==> flow/design.v <==
module control_unit(
    input wire [7:0] instr,          
    input wire [2:0] state,          
    input wire zf,                   
    input wire reset,                
    output reg [2:0] next_state,     
    output reg pc_we,                
    output reg pc_sel,               
    output reg pc_jmp_sel,           
    output reg [3:0] pc_offset,      
    output reg addr_sel,             
    output reg [3:0] addr_offset,    
    output reg mem_sel,              
    output reg mem_we,               
    output reg [2:0] alu_opcode,     
    output reg alu_sel_a,            
    output reg alu_sel_b,            
    output reg alu_we,               
    output reg zf_we,                
    output reg ir_we,                
    output reg a_sel,                
    output reg a_we,                 
    output reg b_sel,                
    output reg b_we,                 
    output reg halt                  
);
    localparam ADD    = 3'b000;
    localparam AND    = 3'b001;
    localparam NOT    = 3'b010;
    localparam LOAD   = 3'b011;
    localparam STORE  = 3'b100;
    localparam JUMP   = 3'b101;
    localparam JUMPz  = 3'b110;
    localparam HALT   = 3'b111;
    localparam FETCH      = 3'b000; 
    localparam DECODE     = 3'b001;
    localparam EXECUTE    = 3'b010;
    localparam MEMORY     = 3'b011;
    localparam WRITEBACK  = 3'b100;
    localparam HALT_STATE = 3'b101;
    localparam IDLE       = 3'b110;
    always @(*) begin
        pc_we = 0;               
        pc_sel = 0;              
        pc_jmp_sel = 0;          
        pc_offset = 4'b0000;     
        addr_sel = 0;            
        addr_offset = 4'b0000;   
        mem_sel = 0;             
        mem_we = 0;              
        alu_opcode = 3'b000;     
        alu_sel_a = 0;           
        alu_sel_b = 0;           
        alu_we = 0;              
        zf_we = 0;               
        ir_we = 0;               
        a_sel = 0;               
        a_we = 0;                
        b_sel = 0;               
        b_we = 0;                
        halt = 0;                
        next_state = FETCH;      
        if (reset) begin
            next_state = FETCH;      
        end
        else begin
            case (state)
                FETCH: begin                     
                    next_state = DECODE;         
                    pc_we = 1;                   
                    ir_we = 1;                   
                end
                DECODE: begin    
                    case (instr[7:5])       
                        ADD, AND, NOT, JUMP, JUMPz: begin
                            next_state = EXECUTE;       
                        end
                        LOAD, STORE: begin
                            next_state = MEMORY;
                        end
                        HALT: begin
                            next_state = HALT_STATE;
                        end
                    endcase
                end
                EXECUTE: begin                           
                    case (instr[7:5])
                        ADD, AND: begin
                            alu_opcode = instr[7:5];     
                            alu_sel_a = instr[3];        
                            alu_sel_b = instr[2];        
                            alu_we = 1;                  
                            zf_we = 1;                   
                            next_state = WRITEBACK;
                        end
                        NOT: begin
                            alu_opcode = instr[7:5];     
                            alu_sel_a = instr[3];        
                            alu_we = 1;                  
                            zf_we = 1;                   
                            next_state = WRITEBACK;
                        end
                        JUMP: begin
                            pc_jmp_sel = instr[4];       
                            pc_offset = instr[3:0];      
                            pc_sel = 1;                  
                            pc_we = 1;                   
                            next_state = IDLE;
                        end
                        JUMPz: begin
                            if (zf == 1) begin
                                pc_jmp_sel = instr[4];   
                                pc_offset = instr[3:0];  
                                pc_sel = 1;              
                                pc_we = 1;               
                            end
                            next_state = IDLE;
                        end
                    endcase
                end
                MEMORY: begin                                    
                    case (instr[7:5])
                        LOAD: begin
                            addr_offset = instr[3:0];    
                            addr_sel = 1;                
                            next_state = WRITEBACK;
                        end
                        STORE: begin
                            addr_offset = instr[3:0];    
                            addr_sel = 1;                
                            mem_sel = instr[4];          
                            mem_we = 1;                  
                            next_state = IDLE;
                        end
                    endcase
                end
                WRITEBACK: begin                         
                    case (instr[7:5])
                        ADD, AND, NOT: begin
                            if (instr[4] == 0) begin
                                a_sel = 1;               
                                a_we = 1;                
                            end else begin
                                b_sel = 1;               
                                b_we = 1;                
                            end
                            next_state = FETCH;
                        end
                        LOAD: begin
                            if (instr[4] == 0) begin
                                a_we = 1;            
                            end else begin
                                b_we = 1;            
                            end
                            next_state = FETCH;
                        end
                    endcase
                end 
                HALT_STATE: begin
                    halt = 1;
                    next_state = HALT_STATE;
                end
                IDLE: begin
                    next_state = FETCH;
                end
            endcase
        end
    end
endmodule
module alu(
    input wire [2:0] opcode,         
    input wire [7:0] a,              
    input wire [7:0] b,              
    output reg [7:0] y,              
    output reg zf                    
);
    localparam ADD = 3'b000;         
    localparam AND = 3'b001;         
    localparam NOT = 3'b010;         
always @(*) begin
    zf = 0;
    case (opcode)
        ADD: begin             
            y = a + b;
        end
        AND: begin              
            y = a & b;
        end
        NOT: begin              
            y = ~a;
        end
        default: begin               
            y = 8'b00000000;
        end
    endcase
    if (y == 8'b00000000) begin
        zf = 1;
    end
end
endmodule
module register #(
    parameter WIDTH = 8
)(
    input wire clk,                  
    input wire rst,                  
    input wire we,                   
    input wire [WIDTH-1:0] d,        
    output reg [WIDTH-1:0] q         
);
    always @(posedge clk) begin      
        if (rst) begin
            q <= {WIDTH{1'b0}};      
        end else if (we) begin
            q <= d;                  
        end
    end
endmodule
module mux_2to1 (
    input wire [7:0] in0,    
    input wire [7:0] in1,    
    input wire sel,          
    output wire [7:0] out    
);
    assign out = sel ? in1 : in0;
endmodule
module adder(
    input wire [7:0] a,
    input wire [7:0] b,
    output wire [7:0] sum
);
    assign sum = a + b;
endmodule
module zext(
    input wire [3:0] in,
    output wire [7:0] out
);
assign out = {4'b0000, in};
endmodule
module cpu_8b(
    input wire clk,
    input wire rst,
    output wire halt,
    output wire mem_we,
    output wire [7:0] mem_addr,
    output wire [7:0] mem_wdata,
    input wire [7:0] mem_rdata
);
    wire [7:0] mem_d_i;
    wire [7:0] mem_d_o;
    assign mem_wdata = mem_d_i;
    assign mem_d_o = mem_rdata;
    wire [2:0] alu_opcode;
    wire [7:0] alu_a;
    wire [7:0] alu_b;
    wire a_we;
    wire [7:0] a_reg_i;
    wire [7:0] a_reg_o;
    wire b_we;
    wire [7:0] b_reg_i;
    wire [7:0] b_reg_o;
    wire alu_we;
    wire [7:0] alu_res_next;
    wire [7:0] alu_res;
    wire zf_we;
    wire zf_next;
    wire zf;
    wire ir_we;
    wire [7:0] instr;
    wire [2:0] next_state;
    wire [2:0] state;
    wire pc_we;
    wire [7:0] pc_next;
    wire [7:0] pc;
    wire alu_sel_a;
    wire alu_sel_b;
    wire a_sel;
    wire b_sel;
    wire mem_sel;
    wire [7:0] offset_addr;
    wire addr_sel;
    wire [7:0] addr_offset_zext;
    wire [3:0] addr_offset;
    wire [3:0] pc_offset;
    wire [7:0] pc_offset_zext;
    wire [7:0] inc_pc;
    wire [7:0] new_pc;
    wire pc_sel;
    wire [7:0] jmp_reg_val;
    wire pc_jmp_sel;
    control_unit cpu_control(
        .instr(instr),
        .state(state),
        .zf(zf),
        .reset(rst),
        .next_state(next_state),
        .pc_we(pc_we),
        .pc_sel(pc_sel),
        .pc_jmp_sel(pc_jmp_sel),
        .pc_offset(pc_offset),
        .addr_sel(addr_sel),
        .addr_offset(addr_offset),
        .mem_sel(mem_sel),
        .mem_we(mem_we),
        .alu_opcode(alu_opcode),
        .alu_sel_a(alu_sel_a),
        .alu_sel_b(alu_sel_b),
        .alu_we(alu_we),
        .zf_we(zf_we),
        .ir_we(ir_we),
        .a_sel(a_sel),
        .a_we(a_we),
        .b_sel(b_sel),
        .b_we(b_we),
        .halt(halt)
    );
    alu alu_unit(
        .opcode(alu_opcode),
        .a(alu_a),
        .b(alu_b),
        .y(alu_res_next),
        .zf(zf_next)
    );
    register #(.WIDTH(8)) a_register(
        .clk(clk),
        .rst(rst),
        .we(a_we),
        .d(a_reg_i),
        .q(a_reg_o)
    );
    register #(.WIDTH(8)) b_register(
        .clk(clk),
        .rst(rst),
        .we(b_we),
        .d(b_reg_i),
        .q(b_reg_o)
    );
    register #(.WIDTH(8)) alu_register(
        .clk(clk),
        .rst(rst),
        .we(alu_we),
        .d(alu_res_next),
        .q(alu_res)
    );
    register #(.WIDTH(1)) zf_register(
        .clk(clk),
        .rst(rst),
        .we(zf_we),
        .d(zf_next),
        .q(zf)
    );
    register #(.WIDTH(8)) instruction_register(
        .clk(clk),
        .rst(rst),
        .we(ir_we),
        .d(mem_d_o),
        .q(instr)
    );
    register #(.WIDTH(3)) state_register(
        .clk(clk),
        .rst(rst),
        .we(1'b1),
        .d(next_state),
        .q(state)
    );
    register #(.WIDTH(8)) program_counter(
        .clk(clk),
        .rst(rst),
        .we(pc_we),
        .d(pc_next),
        .q(pc)
    );
    mux_2to1 alu_a_mux(
        .in0(a_reg_o),
        .in1(b_reg_o),
        .sel(alu_sel_a),
        .out(alu_a)
    );
    mux_2to1 alu_b_mux(
        .in0(a_reg_o),
        .in1(b_reg_o),
        .sel(alu_sel_b),
        .out(alu_b)
    );
    mux_2to1 a_register_mux(
        .in0(mem_d_o),
        .in1(alu_res),
        .sel(a_sel),
        .out(a_reg_i)
    );
    mux_2to1 b_register_mux(
        .in0(mem_d_o),
        .in1(alu_res),
        .sel(b_sel),
        .out(b_reg_i)
    );
    mux_2to1 mem_data_mux(
        .in0(a_reg_o),
        .in1(b_reg_o),
        .sel(mem_sel),
        .out(mem_d_i)
    );
    mux_2to1 mem_addr_mux(
        .in0(pc),
        .in1(offset_addr),
        .sel(addr_sel),
        .out(mem_addr)
    );
    adder addr_adder(
        .a(addr_offset_zext),
        .b(pc),
        .sum(offset_addr)
    );
    zext addr_zext(
        .in(addr_offset),
        .out(addr_offset_zext)
    );
    zext pc_zext(
        .in(pc_offset),
        .out(pc_offset_zext)
    );
    mux_2to1 pc_mux(
        .in0(inc_pc),
        .in1(new_pc),
        .sel(pc_sel),
        .out(pc_next)
    );
    adder inc_pc_adder(
        .a(pc),
        .b(8'b00000001),
        .sum(inc_pc)
    );
    adder new_pc_adder(
        .a(pc_offset_zext),
        .b(jmp_reg_val),
        .sum(new_pc)
    );
    mux_2to1 jump_mux(
        .in0(a_reg_o),
        .in1(b_reg_o),
        .sel(pc_jmp_sel),
        .out(jmp_reg_val)
    );
endmodule
======== From RTL to reports: cpu_8b ========
What the tools print for cpu_8b, step after step.
Line numbers count from 1 in the design file above.
Library cell names are shortened.
A cell with n/a has no value.
set-up
  top ..................................... cpu_8b
  clock ................................... clk
  library ................................. sky130hd
  library corner .......................... tt_025C_1v80

======== Elaborated design ========
Source: Yosys, flattened and elaborated, memories not mapped. Widths are those after wreduce. Print and check cells do not count. Equal cells are merged and count once.
Yosys's memory passes give these memory sizes; they may raise the number of words (mostly to a power of two), join words into wider ones and drop unused or constant bits.
cells by class
  $add $sub $neg .......................... 4
  multiply operators ...................... 0
  div/mod/pow operators ................... 0
  order comparisons ....................... 0
  equality and inequality tests ........... 13
  shifts and indexed selects .............. 0
  muxes and demuxes ....................... 71
  bitwise gates (word level) .............. 2
  reduce/logical cells .................... 9
operators with widths
  cell                                                              count
  8-bit 2-to-1 mux                                                  8
  1-bit 2-to-1 mux                                                  44
  8-bit case mux with 3-bit select                                  1
  4-bit 2-to-1 mux                                                  6
  4-bit by 8-bit adder with 8-bit output                            2
  3-bit by 2-bit == test with 1-bit output (second input constant)  5
  3-bit == test (second input constant)                             5
  3-bit case mux with 5-bit select                                  1
  3-bit 2-to-1 mux                                                  5
  3-bit case mux with 2-bit select                                  2
  3-bit by 1-bit == test with 1-bit output (second input constant)  3
  3-bit zero test                                                   3
  8-bit by 1-bit adder with 8-bit output (second input constant)    1
  8-bit adder                                                       1
  8-bit AND                                                         1
  8-bit NOT                                                         1
  8-bit zero test                                                   1
  4-bit case mux with 2-bit select                                  1
  2-bit OR reduction                                                3
  1-bit case mux with 2-bit select                                  3
  4-bit OR reduction                                                1
  3-bit OR reduction                                                1
word-level totals
  bits in registers ....................... 44
  bits in latches ......................... 0
  memory bits (writable) .................. 0
  ROM bits ................................ 24
  word width x clocked read ports ......... 3
  memories ................................ 1
  bits of input ports ..................... 10
  output and inout bits ................... 18
  word-level cells ........................ 107
memory list
  name              depth  bits a word  read ports  write ports  RTL line  source
  (name not given)  8      3            1           0            74        case (instr[7:5])

======== Longest topological paths ========
Longest topological path by Yosys (ltp), each cell counted once; first at word level (registers and memories cut), then after technology mapping (sequential cells cut; the memories' decode and read muxes count).
logic depth
  word-level depth ........................ 10
  ABC_AREA ................................ 0
  depth in mapped cells ................... 16

======== Synthesis result ========
Yosys stat after the flow's synthesis: flattened, memories mapped to cells. It holds for the ABC_AREA given above (unset counts as 0); a run with the other value may have another netlist.
cell types
  type      count  total area (um2)
  dfxtp_1   47     940.902
  mux2_2    24     270.259
  nor2_1    61     228.97
  ha_1      18     225.216
  nand2_1   55     206.448
  mux2i_1   19     190.182
  a211oi_1  22     165.158
  a21oi_1   27     135.13
  xnor2_1   12     105.101
  o21ai_0   20     100.096
  inv_1     21     78.826
  nand3_1   14     70.067
  nor2b_1   10     62.56
  xor2_1    7      61.309
  fa_1      3      60.058
  clkbuf_1  13     48.797
  and2_1    7      43.792
  nor3_1    7      35.034
Other cell types: 46; their cells: 75.
synthesis totals
  cell count .............................. 462
  synthesis area .......................... 3,653.5 um2
  sequential part of the area ............. 940.9 um2
  flip-flop cells ......................... 47
  buffer cells ............................ 23
The figures by module come from a second, unflattened synthesis with its own total; it is not the netlist above.
unflattened totals
  cell total of the unflattened synthesis .. 505
  area (unflattened synthesis) ............ 4,724.5 um2
Rows give one instance, submodules left out.
by module
  module               instances  cells  area (um2)  seq. area (um2)
  register #(WIDTH=8)  5          26     285.3       160.2
  mux_2to1             8          9      131.4       0.0
  adder                3          42     331.6       0.0
  alu                  1          77     559.3       0.0
  control_unit         1          68     422.9       0.0
  zext                 2          9      63.8        0.0
  register #(WIDTH=3)  1          9      101.3       60.1
  register #(WIDTH=1)  1          3      33.8        20.0
  cpu_8b               1          2      7.5         0.0

======== Timing after synthesis ========
OpenSTA on the mapped netlist: ideal clock, no wires. The path of least setup slack (recovery checks aside). Input and output delay are each 20% of the period. Register names are those of the netlist, which keeps one name where synthesis merged equal registers.
path after synthesis
  kind .................................... input -> register
  start ................................... input port rst
  end ..................................... register zf_register.q
  clock period ............................ 5.0 ns
  external input delay .................... 1.000 ns
  library setup time ...................... 0.084 ns
  time at the first pin ................... 1.000 ns
  arrival ................................. 4.274 ns
  data required time ...................... 4.916 ns
  slack ................................... 0.641 ns
  delay of the path ....................... 3.358 ns
  stages .................................. 15
  path buffers ............................ 1
  synthesis period reached ................ 4.359 ns
"delay of the path" = arrival - input delay + setup time.
"stages": output pins that drive a net of the path, with the launching flip-flop's if there is one; two outputs of one cell count as two.
"synthesis period reached" = period - worst setup slack (recovery checks aside). The figure is calculated, with input and output delays left at 20% of the set period.
Between the ends stands the longest chain of elaborated cells between them, by number of cells; it is not shown to be the way that was timed. Of several equally long chains one is given.
Each line given opens the expression or statement behind the cell; cells for indexed reads and writes are added by Yosys, which also makes memories of some case tables.
between the ends, after synthesis
  cell sequence ........................... or3_1 -> buf_4 -> nor2_8 -> nand3_1 -> mux2_2 -> ha_1 -> inv_1 -> fa_1 -> nand2b_1 -> a21o_1 -> nand2_1 -> o21ai_0 -> or4b_1 -> or4_1 -> o31ai_2
  length of the longest elaborated chain .. 6
  elaborated cells between the ends (all ways) .. 15
  source lines of those cells ............. 7
RTL lines, path after synthesis
  what                              RTL line  source
  start, declared                   241       input wire rst,
  1-bit 2-to-1 mux                  63        if (reset) begin
  8-bit 2-to-1 mux                  224       assign out = sel ? in1 : in0;
  8-bit adder                       184       y = a + b;
  8-bit case mux with 3-bit select  182       case (opcode)
  8-bit zero test                   196       if (y == 8'b00000000) begin
  1-bit 2-to-1 mux                  196
  end, assigned                     212       q <= {WIDTH{1'b0}};
  end, assigned                     214       q <= d;
  end, declared                     208       output reg [WIDTH-1:0] q

======== Worst path after layout ========
Path of least setup slack in the final report of flow run A (OpenROAD, finished layout, wires in). Where an end is a register, its clock arrival counts in the times.
path after layout
  kind .................................... register -> output
  start ................................... register state_register.q[1]
  end ..................................... output port mem_addr[6]
  clock period ............................ 5.0 ns
  time at the first pin ................... 0.29 ns
  arrival ................................. 3.60 ns
  data required time ...................... 4.00 ns
  slack ................................... 0.40 ns
  stages .................................. 15
  path buffers ............................ 1
Between the ends stands the longest chain of elaborated cells between them, by number of cells; it is not shown to be the way that was timed. Of several equally long chains one is given.
between the ends, after layout
  cell sequence ........................... dfxtp_1 -> nand2b_1 -> nor2_1 -> nand2_1 -> nor2b_1 -> and2_1 -> ha_1 -> inv_1 -> fa_1 -> nor2b_1 -> o21ai_0 -> a21oi_1 -> nand3_1 -> xnor2_1 -> clkdlybuf4s50_1
  length of the longest elaborated chain .. 5
  elaborated cells between the ends (all ways) .. 7
  source lines of those cells ............. 4
RTL lines, path after layout
  what                                      RTL line  source
  start, declared                           208       output reg [WIDTH-1:0] q
  start, assigned                           212       q <= {WIDTH{1'b0}};
  start, assigned                           214       q <= d;
  3-bit by 2-bit == test with 1-bit output  67        case (state)
  4-bit 2-to-1 mux                          67
  4-bit 2-to-1 mux                          63        if (reset) begin
  4-bit by 8-bit adder with 8-bit output    231       assign sum = a + b;
  8-bit 2-to-1 mux                          224       assign out = sel ? in1 : in0;
  end, declared                             244       output wire [7:0] mem_addr,

==> results <==
Top module cpu_8b; platform sky130hd; tools Yosys and OpenROAD; 3 stored runs in no particular order. Input and output delays are each 20% of the period that was set; the output load is 0.01 pF.
"period achieved" means the clock period less the worst setup slack. The figure is calculated, with input and output delays left at 20% of the set period.
"time on the worst setup path" = time allowed to the worst setup path (clock period - input delay - output delay, where it has them) - its slack; a late launch clock adds to it, a late capture clock takes from it.
By "power" is meant OpenSTA's value without simulated activity: inputs other than the clock are taken to toggle once in ten clock periods, and the tool carries that through the logic.

======== flow run A ========
==> flow/run.sh <==
#!/bin/bash
# the make line also repeats the synthesis and layout settings of config.mk as NAME=value (left out here)
make -C /OpenROAD-flow-scripts/flow DESIGN_CONFIG=/design/flow/config.mk WORK_HOME=/design/flow/orfs CLKGATE_MAP_FILE= finish
==> flow/config.mk <==
export PLATFORM = sky130hd
export DESIGN_NAME = cpu_8b
export DESIGN_NICKNAME = cpu_8b
export VERILOG_FILES = /design/flow/design.v
export SDC_FILE = /design/flow/constraint.sdc
export NUM_CORES = 4
export LEC_CHECK = 0
export CAP_MARGIN = 20
export CORE_MARGIN = 2
export CORE_UTILIZATION = 20
export GPL_ROUTABILITY_DRIVEN = 0
export MAX_ROUTING_LAYER = met4
export SLEW_MARGIN = 20
export TNS_END_PERCENT = 90
==> flow/constraint.sdc <==
create_clock -name core_clock -period 5.0 [get_ports {clk}]
set_input_delay 1.0000 -clock core_clock [delete_from_list [all_inputs] [get_ports {clk}]]
set_output_delay 1.0000 -clock core_clock [all_outputs]
set_load 0.01 [all_outputs]

-------- measured, flow run A --------
  chip area in the Yosys report ........... 3,653.5 um2
  die outline area ........................ 19,364.1 um2
  area of the standard cells in the finished layout .. 4,339.2 um2
  utilization in the final report ......... 24.2%
  setup slack of the worst path ........... 0.400 ns
  summed negative setup slack ............. 0.000 ns
  post-route worst hold slack ............. 0.465 ns
  power ................................... 0.001164 W
  period achieved ......................... 4.600 ns
  time on the worst setup path ............ 3.60 ns
  critical path kind ...................... register -> output

======== flow run B ========
==> flow/run.sh <==
#!/bin/bash
# the make line also repeats the synthesis and layout settings of config.mk as NAME=value (left out here)
make -C /OpenROAD-flow-scripts/flow DESIGN_CONFIG=/design/flow/config.mk WORK_HOME=/design/flow/orfs CLKGATE_MAP_FILE= finish
==> flow/config.mk <==
export PLATFORM = sky130hd
export DESIGN_NAME = cpu_8b
export DESIGN_NICKNAME = cpu_8b
export VERILOG_FILES = /design/flow/design.v
export SDC_FILE = /design/flow/constraint.sdc
export NUM_CORES = 4
export LEC_CHECK = 0
export CAP_MARGIN = 20
export CORE_MARGIN = 2
export CORE_UTILIZATION = 38
export CTS_CLUSTER_DIAMETER = 334
export CTS_CLUSTER_SIZE = 50
export GPL_ROUTABILITY_DRIVEN = 0
export MAX_ROUTING_LAYER = met4
export SLEW_MARGIN = 20
export TNS_END_PERCENT = 90
==> flow/constraint.sdc <==
create_clock -name core_clock -period 6.9 [get_ports {clk}]
set_input_delay 1.3800 -clock core_clock [delete_from_list [all_inputs] [get_ports {clk}]]
set_output_delay 1.3800 -clock core_clock [all_outputs]
set_load 0.01 [all_outputs]

-------- measured, flow run B --------
  chip area in the Yosys report ........... 3,653.5 um2
  die outline area ........................ 10,415.2 um2
  area of the standard cells in the finished layout .. 4,131.5 um2
  utilization in the final report ......... 44.5%
  setup slack of the worst path ........... 1.045 ns
  summed negative setup slack ............. 0.000 ns
  post-route worst hold slack ............. 0.467 ns
  power ................................... 0.0007981 W
  period achieved ......................... 5.855 ns
  time on the worst setup path ............ 3.10 ns
  critical path kind ...................... input -> output

======== flow run C ========
==> flow/run.sh <==
#!/bin/bash
# the make line also repeats the synthesis and layout settings of config.mk as NAME=value (left out here)
make -C /OpenROAD-flow-scripts/flow DESIGN_CONFIG=/design/flow/config.mk WORK_HOME=/design/flow/orfs CLKGATE_MAP_FILE= finish
==> flow/config.mk <==
export PLATFORM = sky130hd
export DESIGN_NAME = cpu_8b
export DESIGN_NICKNAME = cpu_8b
export VERILOG_FILES = /design/flow/design.v
export SDC_FILE = /design/flow/constraint.sdc
export NUM_CORES = 4
export LEC_CHECK = 0
export ABC_AREA = 1
export CAP_MARGIN = 30
export CELL_PAD_IN_SITES_DETAIL_PLACEMENT = 0
export CORE_MARGIN = 4
export CORE_UTILIZATION = 58
export GPL_TIMING_DRIVEN = 1
export PLACE_DENSITY = 0.84
export SETUP_SLACK_MARGIN = 1.95
export SLEW_MARGIN = 20
export TNS_END_PERCENT = 50
==> flow/constraint.sdc <==
create_clock -name core_clock -period 6.58 [get_ports {clk}]
set_input_delay 1.3160 -clock core_clock [delete_from_list [all_inputs] [get_ports {clk}]]
set_output_delay 1.3160 -clock core_clock [all_outputs]
set_load 0.01 [all_outputs]

-------- measured, flow run C --------
  chip area in the Yosys report ........... 3,664.8 um2
  die outline area ........................ 7,654.5 um2
  area of the standard cells in the finished layout .. 4,196.5 um2
  utilization in the final report ......... 69.6%
  setup slack of the worst path ........... 1.916 ns
  summed negative setup slack ............. 0.000 ns
  post-route worst hold slack ............. 0.501 ns
  power ................................... 0.0008453 W
  period achieved ......................... 4.664 ns
  time on the worst setup path ............ 2.03 ns
  critical path kind ...................... input -> output
